==> flow/design.v <==
module adder16_7 (
    input [5:0] alufn,
    input [15:0] a,
    input [15:0] b,
    output reg [15:0] out,
    output reg z,
    output reg n,
    output reg v
  );
  reg [15:0] sum;
  reg [15:0] xb;
  always @* begin
    xb = b ^ {5'h10{alufn[0+0-:1]}};
    case (alufn[0+1-:2])
      2'h0: begin
        sum = a + b;
      end
      2'h1: begin
        sum = a - b;
      end
      2'h2: begin
        sum = a * b;
      end
      2'h3: begin
        sum = xb + 1'h1;
      end
      default: begin
        sum = a - b;
      end
    endcase
    v = (a[15+0-:1] & xb[15+0-:1] & ~sum[15+0-:1]) | (~a[15+0-:1] & ~xb[15+0-:1] & sum[15+0-:1]);
    n = sum[15+0-:1];
    z = (~|sum);
    out = sum;
  end
endmodule
module boolean16_9 (
    input [5:0] alufn,
    input [15:0] a,
    input [15:0] b,
    output reg [15:0] out
  );
  always @* begin
    case (alufn[0+3-:4])
      4'h8: begin
        out = a & b;
      end
      4'he: begin
        out = a | b;
      end
      4'h6: begin
        out = a ^ b;
      end
      4'ha: begin
        out = a;
      end
      default: begin
        out = 16'h0000;
      end
    endcase
  end
endmodule
module compare16_10 (
    input [5:0] alufn,
    input z,
    input v,
    input n,
    output reg [15:0] out
  );
  always @* begin
    case (alufn[1+1-:2])
      2'h1: begin
        out = z;
      end
      2'h2: begin
        out = n ^ v;
      end
      2'h3: begin
        out = z | (n ^ v);
      end
      default: begin
        out = 1'h0;
      end
    endcase
  end
endmodule
module shifter16_8 (
    input [15:0] a,
    input [15:0] b,
    input [5:0] alufn,
    output reg [15:0] out
  );
  always @* begin
    case (alufn[0+1-:2])
      2'h0: begin
        out = a <<< b[0+4-:5];
      end
      2'h1: begin
        out = a >>> b[0+4-:5];
      end
      2'h3: begin
        out = $signed(a) >>> b[0+4-:5];
      end
      default: begin
        out = 1'h0;
      end
    endcase
  end
endmodule
module alu_3 (
    input [5:0] alufn,
    input [15:0] a,
    input [15:0] b,
    output reg [15:0] alu_output
  );
  wire [16-1:0] M_add_out;
  wire [1-1:0] M_add_z;
  wire [1-1:0] M_add_n;
  wire [1-1:0] M_add_v;
  reg [6-1:0] M_add_alufn;
  reg [16-1:0] M_add_a;
  reg [16-1:0] M_add_b;
  adder16_7 add (
    .alufn(M_add_alufn),
    .a(M_add_a),
    .b(M_add_b),
    .out(M_add_out),
    .z(M_add_z),
    .n(M_add_n),
    .v(M_add_v)
  );
  wire [16-1:0] M_shift_out;
  reg [16-1:0] M_shift_a;
  reg [16-1:0] M_shift_b;
  reg [6-1:0] M_shift_alufn;
  shifter16_8 shift (
    .a(M_shift_a),
    .b(M_shift_b),
    .alufn(M_shift_alufn),
    .out(M_shift_out)
  );
  wire [16-1:0] M_bool_out;
  reg [6-1:0] M_bool_alufn;
  reg [16-1:0] M_bool_a;
  reg [16-1:0] M_bool_b;
  boolean16_9 bool (
    .alufn(M_bool_alufn),
    .a(M_bool_a),
    .b(M_bool_b),
    .out(M_bool_out)
  );
  wire [16-1:0] M_comp_out;
  reg [6-1:0] M_comp_alufn;
  reg [1-1:0] M_comp_z;
  reg [1-1:0] M_comp_v;
  reg [1-1:0] M_comp_n;
  compare16_10 comp (
    .alufn(M_comp_alufn),
    .z(M_comp_z),
    .v(M_comp_v),
    .n(M_comp_n),
    .out(M_comp_out)
  );
  always @* begin
    M_add_a = a;
    M_add_b = b;
    M_add_alufn = alufn;
    if (alufn[5:4] == 2'h3) begin
      M_add_alufn[1:0] = 2'h1;
    end
    M_comp_v = M_add_v;
    M_comp_n = M_add_n;
    M_comp_z = M_add_z;
    M_comp_alufn = alufn;
    M_bool_a = a;
    M_bool_b = b;
    M_bool_alufn = alufn;
    M_shift_a = a;
    M_shift_b = b;
    M_shift_alufn = alufn;
    case (alufn[4+1-:2])
      2'h0: begin
        alu_output = M_add_out;
      end
      2'h1: begin
        alu_output = M_bool_out;
      end
      2'h2: begin
        alu_output = M_shift_out;
      end
      2'h3: begin
        alu_output = M_comp_out;
      end
      default: begin
        alu_output = 16'h0000;
      end
    endcase
  end
endmodule
module alu16_top (
    input clk,
    input [5:0] alufn,
    input [15:0] a,
    input [15:0] b,
    output reg [15:0] y
  );
  reg [5:0] alufn_q;
  reg [15:0] a_q;
  reg [15:0] b_q;
  wire [15:0] alu_out;
  alu_3 alu (
    .alufn(alufn_q),
    .a(a_q),
    .b(b_q),
    .alu_output(alu_out)
  );
  always @(posedge clk) begin
    alufn_q <= alufn;
    a_q <= a;
    b_q <= b;
    y <= alu_out;
  end
endmodule
Wiki page: alu16_top / tool data

Tool chain data of alu16_top
Each step is given for the RTL above and for the edited RTL.
Lines under "orig" count in the file above, lines under "edited" in the edited file.
"change": "edited" minus "orig" as printed here. "rel_change_pct": 100 x difference / "orig".
Operators: Yosys type, input widths -> output width; for muxes data width and select width s.
{"block": "design", "top": "alu16_top", "clock_port": "clk", "lib": "sky130hd", "lib_corner": "tt_025C_1v80"}

Diff
The edit as a unified diff against the file above.
A script made this edit. It changes what the design does and was not meant as an optimisation.
begin of diff
@@ -219,5 +219,5 @@
     a_q <= a;
     b_q <= b;
-    y <= alu_out;
-  end
-endmodule
+  end
+  always @(*) y = alu_out;
+endmodule
end of diff

Word level
Counts by Yosys on the flattened word-level netlist (proc, flatten, opt, wreduce; memories kept). Register bits leave out memories and registers merged into their read ports (data or address); mux counts leave out enables and synchronous resets folded into registers. Print and check cells are left out.
{"block": "classes", "element": "addsub", "orig": 3, "edited": 3, "change": 0, "rel_change_pct": 0.00}
{"block": "classes", "element": "multipliers", "orig": 1, "edited": 1, "change": 0, "rel_change_pct": 0.00}
{"block": "classes", "element": "equal", "orig": 15, "edited": 15, "change": 0, "rel_change_pct": 0.00}
{"block": "classes", "element": "shift", "orig": 3, "edited": 3, "change": 0, "rel_change_pct": 0.00}
{"block": "classes", "element": "muxes", "orig": 6, "edited": 6, "change": 0, "rel_change_pct": 0.00}
{"block": "classes", "element": "logic", "orig": 14, "edited": 14, "change": 0, "rel_change_pct": 0.00}
{"block": "classes", "element": "n_reduce_logical", "orig": 5, "edited": 5, "change": 0, "rel_change_pct": 0.00}
{"block": "op_table", "operator": "$eq 2x2->1 const B", "orig": 7, "edited": 7, "change": 0, "rel_change_pct": 0.00}
{"block": "op_table", "operator": "$and 1x1->1", "orig": 4, "edited": 4, "change": 0, "rel_change_pct": 0.00}
{"block": "op_table", "operator": "$eq 2x1->1 const B", "orig": 4, "edited": 4, "change": 0, "rel_change_pct": 0.00}
{"block": "op_table", "operator": "$eq 4x4->1 const B", "orig": 3, "edited": 3, "change": 0, "rel_change_pct": 0.00}
{"block": "op_table", "operator": "$logic_not 2->1", "orig": 3, "edited": 3, "change": 0, "rel_change_pct": 0.00}
{"block": "op_table", "operator": "$not 1->1", "orig": 3, "edited": 3, "change": 0, "rel_change_pct": 0.00}
{"block": "op_table", "operator": "$pmux 16 s4", "orig": 3, "edited": 3, "change": 0, "rel_change_pct": 0.00}
{"block": "op_table", "operator": "$pmux 16 s3", "orig": 2, "edited": 2, "change": 0, "rel_change_pct": 0.00}
{"block": "op_table", "operator": "$sshr 16x5->16", "orig": 2, "edited": 2, "change": 0, "rel_change_pct": 0.00}
{"block": "op_table", "operator": "$xor 16x16->16", "orig": 2, "edited": 2, "change": 0, "rel_change_pct": 0.00}
{"block": "op_table", "operator": "$add 16x1->16 const B", "orig": 1, "edited": 1, "change": 0, "rel_change_pct": 0.00}
{"block": "op_table", "operator": "$add 16x16->16", "orig": 1, "edited": 1, "change": 0, "rel_change_pct": 0.00}
{"block": "op_table", "operator": "$and 16x16->16", "orig": 1, "edited": 1, "change": 0, "rel_change_pct": 0.00}
{"block": "op_table", "operator": "$eq 4x3->1 const B", "orig": 1, "edited": 1, "change": 0, "rel_change_pct": 0.00}
{"block": "op_table", "operator": "$logic_not 1->1", "orig": 1, "edited": 1, "change": 0, "rel_change_pct": 0.00}
{"block": "op_table", "operator": "$mul 16x16->16", "orig": 1, "edited": 1, "change": 0, "rel_change_pct": 0.00}
{"block": "op_table", "operator": "$mux 2", "orig": 1, "edited": 1, "change": 0, "rel_change_pct": 0.00}
{"block": "op_table", "operator": "$or 1x1->1", "orig": 1, "edited": 1, "change": 0, "rel_change_pct": 0.00}
{"block": "op_table", "operator": "$or 1x16->16", "orig": 1, "edited": 1, "change": 0, "rel_change_pct": 0.00}
{"block": "op_table", "operator": "$or 16x16->16", "orig": 1, "edited": 1, "change": 0, "rel_change_pct": 0.00}
{"block": "op_table", "operator": "$reduce_or 16->1", "orig": 1, "edited": 1, "change": 0, "rel_change_pct": 0.00}
{"block": "op_table", "operator": "$sshl 16x5->16", "orig": 1, "edited": 1, "change": 0, "rel_change_pct": 0.00}
{"block": "op_table", "operator": "$sub 16x16->16", "orig": 1, "edited": 1, "change": 0, "rel_change_pct": 0.00}
{"block": "op_table", "operator": "$xor 1x1->1", "orig": 1, "edited": 1, "change": 0, "rel_change_pct": 0.00}
{"block": "word_totals", "element": "regBits", "orig": 54, "edited": 38, "change": -16, "rel_change_pct": -29.63}
{"block": "word_totals", "element": "input_bits", "orig": 39, "edited": 39, "change": 0, "rel_change_pct": 0.00}
{"block": "word_totals", "element": "out_inout_bits", "orig": 16, "edited": 16, "change": 0, "rel_change_pct": 0.00}
{"block": "word_totals", "element": "word_cells", "orig": 51, "edited": 50, "change": -1, "rel_change_pct": -1.96}

Depth
Yosys ltp: most cells in a row. Word level: on the elaborated netlist, between registers, memories and ports. Mapped: between sequential cells and ports; inverters and the memories' decode and read muxes count.
{"block": "logic_depth", "element": "ltp_word", "orig": 12, "edited": 12, "change": 0, "rel_change_pct": 0.00}
{"block": "logic_depth", "element": "ABC_AREA", "orig": "0", "edited": "0"}
{"block": "logic_depth", "element": "depth_mapped", "orig": 26, "edited": 26, "change": 0, "rel_change_pct": 0.00}
{"block": "logic_depth", "element": "depth_no_buf", "orig": 23, "edited": 23, "change": 0, "rel_change_pct": 0.00}

Mapped cells and area
The flow's flattened synthesis, as Yosys stat reports it; memories are mapped. The netlist is that of the ABC_AREA named above (0 if unset); the other value can give another one.
{"block": "types", "cell": "sky130_fd_sc_hd__dfxtp_1", "orig": 54, "edited": 38, "change": -16, "rel_change_pct": -29.63}
{"block": "types", "cell": "sky130_fd_sc_hd__inv_1", "orig": 146, "edited": 146, "change": 0, "rel_change_pct": 0.00}
{"block": "types", "cell": "sky130_fd_sc_hd__nor2_1", "orig": 130, "edited": 130, "change": 0, "rel_change_pct": 0.00}
{"block": "types", "cell": "sky130_fd_sc_hd__nand2_1", "orig": 129, "edited": 129, "change": 0, "rel_change_pct": 0.00}
{"block": "types", "cell": "sky130_fd_sc_hd__ha_1", "orig": 98, "edited": 98, "change": 0, "rel_change_pct": 0.00}
{"block": "types", "cell": "sky130_fd_sc_hd__o21ai_0", "orig": 87, "edited": 87, "change": 0, "rel_change_pct": 0.00}
{"block": "types", "cell": "sky130_fd_sc_hd__fa_1", "orig": 81, "edited": 81, "change": 0, "rel_change_pct": 0.00}
{"block": "types", "cell": "sky130_fd_sc_hd__xnor2_1", "orig": 57, "edited": 57, "change": 0, "rel_change_pct": 0.00}
{"block": "types", "cell": "sky130_fd_sc_hd__a21oi_1", "orig": 54, "edited": 54, "change": 0, "rel_change_pct": 0.00}
{"block": "types", "cell": "sky130_fd_sc_hd__clkbuf_1", "orig": 44, "edited": 44, "change": 0, "rel_change_pct": 0.00}
{"block": "types", "cell": "sky130_fd_sc_hd__nand2b_1", "orig": 21, "edited": 21, "change": 0, "rel_change_pct": 0.00}
{"block": "types", "cell": "sky130_fd_sc_hd__mux2i_1", "orig": 18, "edited": 18, "change": 0, "rel_change_pct": 0.00}
{"block": "types", "cell": "sky130_fd_sc_hd__nor3_1", "orig": 17, "edited": 17, "change": 0, "rel_change_pct": 0.00}
{"block": "types", "cell": "sky130_fd_sc_hd__xor2_1", "orig": 17, "edited": 17, "change": 0, "rel_change_pct": 0.00}
{"block": "types", "cell": "sky130_fd_sc_hd__nand3_1", "orig": 14, "edited": 14, "change": 0, "rel_change_pct": 0.00}
{"block": "types", "cell": "sky130_fd_sc_hd__a21o_1", "orig": 13, "edited": 13, "change": 0, "rel_change_pct": 0.00}
{"block": "types", "cell": "sky130_fd_sc_hd__a222oi_1", "orig": 13, "edited": 13, "change": 0, "rel_change_pct": 0.00}
{"block": "types", "cell": "sky130_fd_sc_hd__a211oi_1", "orig": 12, "edited": 12, "change": 0, "rel_change_pct": 0.00}
Not every row of either side is listed.
{"block": "synth_totals", "element": "mapped_cells", "orig": 1172, "edited": 1156, "change": -16, "rel_change_pct": -1.37}
{"block": "synth_totals", "element": "area_um2", "orig": 9031.2, "edited": 8710.9, "change": -320.3, "rel_change_pct": -3.55}
{"block": "synth_totals", "element": "seq_area_um2", "orig": 1081.0, "edited": 760.7, "change": -320.3, "rel_change_pct": -29.63}
{"block": "synth_totals", "element": "ff_cells", "orig": 54, "edited": 38, "change": -16, "rel_change_pct": -29.63}
{"block": "synth_totals", "element": "buffers", "orig": 66, "edited": 66, "change": 0, "rel_change_pct": 0.00}
The figures by module come from a second, unflattened synthesis with its own total; it is not the netlist above.
{"block": "unflattened", "element": "hier_cells", "orig": 1178, "edited": 1139, "change": -39, "rel_change_pct": -3.31}
{"block": "unflattened", "element": "hier_area_um2", "orig": 10174.8, "edited": 9635.5, "change": -539.3, "rel_change_pct": -5.30}
Rows give one instance, submodules left out.
{"block": "by_module_orig", "mod": "adder16_7", "n_inst": 1, "n_cells": 734, "area_um2": 5831.8, "seq_area_um2": 0.0}
{"block": "by_module_orig", "mod": "shifter16_8", "n_inst": 1, "n_cells": 212, "area_um2": 1614.0, "seq_area_um2": 0.0}
{"block": "by_module_orig", "mod": "alu16_top", "n_inst": 1, "n_cells": 54, "area_um2": 1081.0, "seq_area_um2": 1081.0}
{"block": "by_module_orig", "mod": "boolean16_9", "n_inst": 1, "n_cells": 138, "area_um2": 1066.0, "seq_area_um2": 0.0}
{"block": "by_module_orig", "mod": "alu_3", "n_inst": 1, "n_cells": 22, "area_um2": 447.9, "seq_area_um2": 0.0}
{"block": "by_module_orig", "mod": "compare16_10", "n_inst": 1, "n_cells": 18, "area_um2": 133.9, "seq_area_um2": 0.0}
{"block": "by_module_edited", "mod": "adder16_7", "n_inst": 1, "n_cells": 711, "area_um2": 5612.9, "seq_area_um2": 0.0}
{"block": "by_module_edited", "mod": "shifter16_8", "n_inst": 1, "n_cells": 212, "area_um2": 1614.0, "seq_area_um2": 0.0}
{"block": "by_module_edited", "mod": "boolean16_9", "n_inst": 1, "n_cells": 138, "area_um2": 1066.0, "seq_area_um2": 0.0}
{"block": "by_module_edited", "mod": "alu16_top", "n_inst": 1, "n_cells": 38, "area_um2": 760.7, "seq_area_um2": 760.7}
{"block": "by_module_edited", "mod": "alu_3", "n_inst": 1, "n_cells": 22, "area_um2": 447.9, "seq_area_um2": 0.0}
{"block": "by_module_edited", "mod": "compare16_10", "n_inst": 1, "n_cells": 18, "area_um2": 133.9, "seq_area_um2": 0.0}

Worst setup path after synthesis
Path of least setup slack by OpenSTA after synthesis, without wires, with an ideal clock, recovery checks aside; 20% of the period is set as input and as output delay. Where synthesis merged equal registers, the netlist keeps one of their names.
{"block": "synth_timing", "element": "kind", "orig": "register to register", "edited": "register to output"}
{"block": "synth_timing", "element": "start", "orig": "register b_q[1]", "edited": "register b_q[1]"}
{"block": "synth_timing", "element": "end", "orig": "register y[0]", "edited": "output port y[15]"}
{"block": "synth_timing", "element": "period_ps", "orig": 6500, "edited": 6500, "change": 0, "rel_change_pct": 0.00}
{"block": "synth_timing", "element": "output_delay_ps", "edited": 1300}
{"block": "synth_timing", "element": "setup_time_ps", "orig": 129}
{"block": "synth_timing", "element": "t_first_pin_ps", "orig": 0, "edited": 0, "change": 0}
{"block": "synth_timing", "element": "arrival_time_ps", "orig": 6144, "edited": 6268, "change": 124, "rel_change_pct": 2.02}
{"block": "synth_timing", "element": "required_time_ps", "orig": 6371, "edited": 5200, "change": -1171, "rel_change_pct": -18.38}
{"block": "synth_timing", "element": "setup_slack_ps", "orig": 227, "edited": -1068, "change": -1295}
{"block": "synth_timing", "element": "delay_ps", "orig": 6273, "edited": 6268, "change": -5, "rel_change_pct": -0.08}
{"block": "synth_timing", "element": "stages", "orig": 24, "edited": 24, "change": 0, "rel_change_pct": 0.00}
{"block": "synth_timing", "element": "n_path_buf", "orig": 3, "edited": 3, "change": 0, "rel_change_pct": 0.00}
{"block": "synth_timing", "element": "period_less_setup_slack_ps", "orig": 6273, "edited": 7568, "change": 1295, "rel_change_pct": 20.64}
"delay_ps" is the arrival time less input delay plus setup time.
A path that ends at an output port has no setup time.
"stages" counts driving pins, that of a launching flip-flop among them; a cell with two outputs on the path counts twice.
"period_less_setup_slack_ps" is the clock period less the worst setup slack; recovery checks do not enter. This is arithmetic on one report: input and output delays are still those of the set period (20% each).
Between the ends stands the longest chain of elaborated cells between them, by number of cells; it is not shown to be the way that was timed. Of several equally long chains one is given.
A line is the first line of the expression or statement that the cell stems from. Yosys adds cells for indexed reads and writes and turns some case tables into memories.
{"block": "synth_between_orig", "cell_sequence": "sky130_fd_sc_hd__dfxtp_1 -> sky130_fd_sc_hd__clkbuf_1 -> sky130_fd_sc_hd__clkbuf_1 -> sky130_fd_sc_hd__buf_1 -> sky130_fd_sc_hd__nand2_1 -> sky130_fd_sc_hd__fa_1 -> sky130_fd_sc_hd__fa_1 -> sky130_fd_sc_hd__fa_1 -> sky130_fd_sc_hd__inv_1 -> sky130_fd_sc_hd__ha_1 -> sky130_fd_sc_hd__fa_1 -> sky130_fd_sc_hd__inv_1 -> sky130_fd_sc_hd__fa_1 -> sky130_fd_sc_hd__inv_1 -> sky130_fd_sc_hd__ha_1 -> sky130_fd_sc_hd__or4_1 -> sky130_fd_sc_hd__o22a_1 -> sky130_fd_sc_hd__a31oi_1 -> sky130_fd_sc_hd__o21ai_0 -> sky130_fd_sc_hd__xnor2_1 -> sky130_fd_sc_hd__nand2_1 -> sky130_fd_sc_hd__o211ai_2 -> sky130_fd_sc_hd__a221oi_2 -> sky130_fd_sc_hd__o41ai_2", "elab_chain_cells": 10, "cells_between": 20, "classes_between": "add/sub (3); mul (1); shift (3); mux (4); logic (7); reduce/logical (2)"}
{"block": "synth_lines_orig", "element": "start, declared", "line": 209, "rtl": "reg [15:0] b_q;"}
{"block": "synth_lines_orig", "element": "start, assigned", "line": 220, "rtl": "b_q <= b;"}
{"block": "synth_lines_orig", "element": "$xor 16x16->16", "line": 13, "rtl": "xb = b ^ {5'h10{alufn[0+0-:1]}};"}
{"block": "synth_lines_orig", "element": "$add 16x1->16", "line": 25, "rtl": "sum = xb + 1'h1;"}
{"block": "synth_lines_orig", "element": "$pmux 16 s4", "line": 14, "rtl": "case (alufn[0+1-:2])"}
{"block": "synth_lines_orig", "element": "$not 1->1", "line": 31, "rtl": "v = (a[15+0-:1] & xb[15+0-:1] & ~sum[15+0-:1]) | (~a[15+0-:1] & ~xb[15+0-:1] & sum[15+0-:1]);"}
{"block": "synth_lines_orig", "element": "$and 1x1->1", "line": 31}
{"block": "synth_lines_orig", "element": "$or 1x1->1", "line": 31}
{"block": "synth_lines_orig", "element": "$xor 1x1->1", "line": 79, "rtl": "out = z | (n ^ v);"}
{"block": "synth_lines_orig", "element": "$or 1x16->16", "line": 79}
{"block": "synth_lines_orig", "element": "$pmux 16 s3", "line": 71, "rtl": "case (alufn[1+1-:2])"}
{"block": "synth_lines_orig", "element": "$pmux 16 s4", "line": 181, "rtl": "case (alufn[4+1-:2])"}
{"block": "synth_lines_orig", "element": "end, assigned", "line": 221, "rtl": "y <= alu_out;"}
{"block": "synth_lines_orig", "element": "end, declared", "line": 205, "rtl": "output reg [15:0] y"}
{"block": "synth_between_edited", "cell_sequence": "sky130_fd_sc_hd__dfxtp_1 -> sky130_fd_sc_hd__clkbuf_1 -> sky130_fd_sc_hd__clkbuf_1 -> sky130_fd_sc_hd__buf_1 -> sky130_fd_sc_hd__nand2_1 -> sky130_fd_sc_hd__fa_1 -> sky130_fd_sc_hd__fa_1 -> sky130_fd_sc_hd__fa_1 -> sky130_fd_sc_hd__inv_1 -> sky130_fd_sc_hd__ha_1 -> sky130_fd_sc_hd__fa_1 -> sky130_fd_sc_hd__inv_1 -> sky130_fd_sc_hd__fa_1 -> sky130_fd_sc_hd__inv_1 -> sky130_fd_sc_hd__ha_1 -> sky130_fd_sc_hd__or4_1 -> sky130_fd_sc_hd__o22a_1 -> sky130_fd_sc_hd__a31oi_1 -> sky130_fd_sc_hd__o21ai_0 -> sky130_fd_sc_hd__xnor2_1 -> sky130_fd_sc_hd__nand2_1 -> sky130_fd_sc_hd__o211ai_1 -> sky130_fd_sc_hd__o21ai_0 -> sky130_fd_sc_hd__o21ai_0"}
{"block": "synth_lines_edited", "element": "start, declared", "line": 209, "rtl": "reg [15:0] b_q;"}
{"block": "synth_lines_edited", "element": "start, assigned", "line": 220, "rtl": "b_q <= b;"}
{"block": "synth_lines_edited", "element": "end, declared", "line": 205, "rtl": "output reg [15:0] y"}
edited: Chain of elaborated cells between the ends: none given.

Timing after layout
Path of least setup slack in the final report of the runs of pair A (OpenROAD, finished layout, wires in). Where an end is a register, its clock arrival counts in the times.
The report prints the path's times to 10 ps; the period is as set.
{"block": "layout_timing", "element": "kind", "orig": "register to register", "edited": "register to output"}
{"block": "layout_timing", "element": "start", "orig": "register b_q[3]", "edited": "register a_q[5]"}
{"block": "layout_timing", "element": "end", "orig": "register y[15]", "edited": "output port y[0]"}
{"block": "layout_timing", "element": "period_ps", "orig": 6500, "edited": 6500, "change": 0, "rel_change_pct": 0.00}
{"block": "layout_timing", "element": "output_delay_ps", "edited": 1300}
{"block": "layout_timing", "element": "setup_time_ps", "orig": 70}
{"block": "layout_timing", "element": "t_first_pin_ps", "orig": 300, "edited": 300, "change": 0, "rel_change_pct": 0.00}
{"block": "layout_timing", "element": "arrival_time_ps", "orig": 6510, "edited": 5920, "change": -590, "rel_change_pct": -9.06}
{"block": "layout_timing", "element": "required_time_ps", "orig": 6740, "edited": 5200, "change": -1540, "rel_change_pct": -22.85}
{"block": "layout_timing", "element": "setup_slack_ps", "orig": 230, "edited": -720, "change": -950}
{"block": "layout_timing", "element": "stages", "orig": 22, "edited": 21, "change": -1, "rel_change_pct": -4.55}
{"block": "layout_timing", "element": "n_path_buf", "orig": 1, "edited": 1, "change": 0, "rel_change_pct": 0.00}
{"block": "layout_between_orig", "cell_sequence": "sky130_fd_sc_hd__dfxtp_1 -> sky130_fd_sc_hd__buf_4 -> sky130_fd_sc_hd__nand2_1 -> sky130_fd_sc_hd__fa_1 -> sky130_fd_sc_hd__fa_1 -> sky130_fd_sc_hd__fa_1 -> sky130_fd_sc_hd__inv_1 -> sky130_fd_sc_hd__ha_1 -> sky130_fd_sc_hd__fa_1 -> sky130_fd_sc_hd__inv_1 -> sky130_fd_sc_hd__fa_1 -> sky130_fd_sc_hd__inv_1 -> sky130_fd_sc_hd__ha_1 -> sky130_fd_sc_hd__or4_1 -> sky130_fd_sc_hd__o22a_1 -> sky130_fd_sc_hd__a31oi_2 -> sky130_fd_sc_hd__o21ai_0 -> sky130_fd_sc_hd__xnor2_1 -> sky130_fd_sc_hd__nand2_1 -> sky130_fd_sc_hd__o211ai_1 -> sky130_fd_sc_hd__o21ai_0 -> sky130_fd_sc_hd__o21ai_0"}
{"block": "layout_lines_orig", "element": "start, declared", "line": 209, "rtl": "reg [15:0] b_q;"}
{"block": "layout_lines_orig", "element": "start, assigned", "line": 220, "rtl": "b_q <= b;"}
{"block": "layout_lines_orig", "element": "end, assigned", "line": 221, "rtl": "y <= alu_out;"}
{"block": "layout_lines_orig", "element": "end, declared", "line": 205, "rtl": "output reg [15:0] y"}
orig: Chain of elaborated cells between the ends: none given.
{"block": "layout_between_edited", "cell_sequence": "sky130_fd_sc_hd__dfxtp_4 -> sky130_fd_sc_hd__ha_4 -> sky130_fd_sc_hd__fa_1 -> sky130_fd_sc_hd__inv_1 -> sky130_fd_sc_hd__fa_1 -> sky130_fd_sc_hd__fa_1 -> sky130_fd_sc_hd__inv_2 -> sky130_fd_sc_hd__ha_4 -> sky130_fd_sc_hd__fa_1 -> sky130_fd_sc_hd__inv_1 -> sky130_fd_sc_hd__fa_1 -> sky130_fd_sc_hd__inv_1 -> sky130_fd_sc_hd__ha_2 -> sky130_fd_sc_hd__or4_4 -> sky130_fd_sc_hd__o22a_4 -> sky130_fd_sc_hd__a31oi_4 -> sky130_fd_sc_hd__xor2_2 -> sky130_fd_sc_hd__o21ai_2 -> sky130_fd_sc_hd__nand4b_1 -> sky130_fd_sc_hd__o41ai_2 -> sky130_fd_sc_hd__buf_2"}
{"block": "layout_lines_edited", "element": "start, declared", "line": 208, "rtl": "reg [15:0] a_q;"}
{"block": "layout_lines_edited", "element": "start, assigned", "line": 219, "rtl": "a_q <= a;"}
{"block": "layout_lines_edited", "element": "end, declared", "line": 205, "rtl": "output reg [15:0] y"}
edited: Chain of elaborated cells between the ends: none given.

Layout results
Runs of the flow (Yosys, OpenROAD) on both versions; the two runs of a pair have the same settings. The constraints put input and output delay at 20% of the set period each and load the outputs with 0.01 pF.
{"block": "settings_pair_A", "CORE_UTILIZATION": 40, "period_ns": 6.5, "CAP_MARGIN": 20, "CORE_MARGIN": 2, "SLEW_MARGIN": 20}
{"block": "results_pair_A", "element": "synth_chip_area_um2", "orig": 9031.2, "edited": 8710.9, "change": -320.3, "rel_change_pct": -3.55}
{"block": "results_pair_A", "element": "die_area_um2", "orig": 23796.1, "edited": 22973.5, "change": -822.6, "rel_change_pct": -3.46}
{"block": "results_pair_A", "element": "stdcell_area_um2", "orig": 10191.0, "edited": 11512.3, "change": 1321.3, "rel_change_pct": 12.97}
{"block": "results_pair_A", "element": "utilization_pct", "orig": 46.3, "edited": 54.3, "change": 8.0}
{"block": "results_pair_A", "element": "setup_ws_ps", "orig": 226, "edited": -721, "change": -947}
{"block": "results_pair_A", "element": "tns_setup_ps", "orig": 0, "edited": -4120, "change": -4120}
{"block": "results_pair_A", "element": "ws_hold_ps", "orig": 734, "edited": 1430, "change": 696}
{"block": "results_pair_A", "element": "totalPower_uw", "orig": 3238, "edited": 4109, "change": 871, "rel_change_pct": 26.90}
{"block": "results_pair_A", "element": "clock_period_reached_ps", "orig": 6274, "edited": 7221, "change": 947, "rel_change_pct": 15.09}
{"block": "settings_pair_B", "ABC_AREA": 0, "CELL_PAD_IN_SITES_DETAIL_PLACEMENT": 1, "CELL_PAD_IN_SITES_GLOBAL_PLACEMENT": 1, "CORE_ASPECT_RATIO": 1.39, "CORE_UTILIZATION": 47, "CTS_CLUSTER_DIAMETER": 114, "CTS_CLUSTER_SIZE": 80, "PLACE_DENSITY_LB_ADDON": 0.15, "SETUP_SLACK_MARGIN": -0.56, "period_ns": 11.3, "CAP_MARGIN": 20, "CORE_MARGIN": 2, "SLEW_MARGIN": 20}
{"block": "results_pair_B", "element": "synth_chip_area_um2", "orig": 9031.2, "edited": 8710.9, "change": -320.3, "rel_change_pct": -3.55}
{"block": "results_pair_B", "element": "die_area_um2", "orig": 20355.3, "edited": 19653.4, "change": -701.9, "rel_change_pct": -3.45}
{"block": "results_pair_B", "element": "stdcell_area_um2", "orig": 9880.7, "edited": 9644.2, "change": -236.5, "rel_change_pct": -2.39}
{"block": "results_pair_B", "element": "utilization_pct", "orig": 52.7, "edited": 53.2, "change": 0.5}
{"block": "results_pair_B", "element": "setup_ws_ps", "orig": 4337, "edited": 1393, "change": -2944}
{"block": "results_pair_B", "element": "tns_setup_ps", "orig": 0, "edited": 0, "change": 0}
{"block": "results_pair_B", "element": "ws_hold_ps", "orig": 727, "edited": 2397, "change": 1670}
{"block": "results_pair_B", "element": "totalPower_uw", "orig": 1802, "edited": 1789, "change": -13, "rel_change_pct": -0.72}
{"block": "results_pair_B", "element": "clock_period_reached_ps", "orig": 6963, "edited": 9907, "change": 2944, "rel_change_pct": 42.28}
"clock_period_reached_ps": clock period set for the run, less the worst setup slack. It is reckoned from that one timing run; input and output delays stay at 20% of the period that was set.
"totalPower_uw" is the tool's figure for a default switching activity; nothing was simulated.
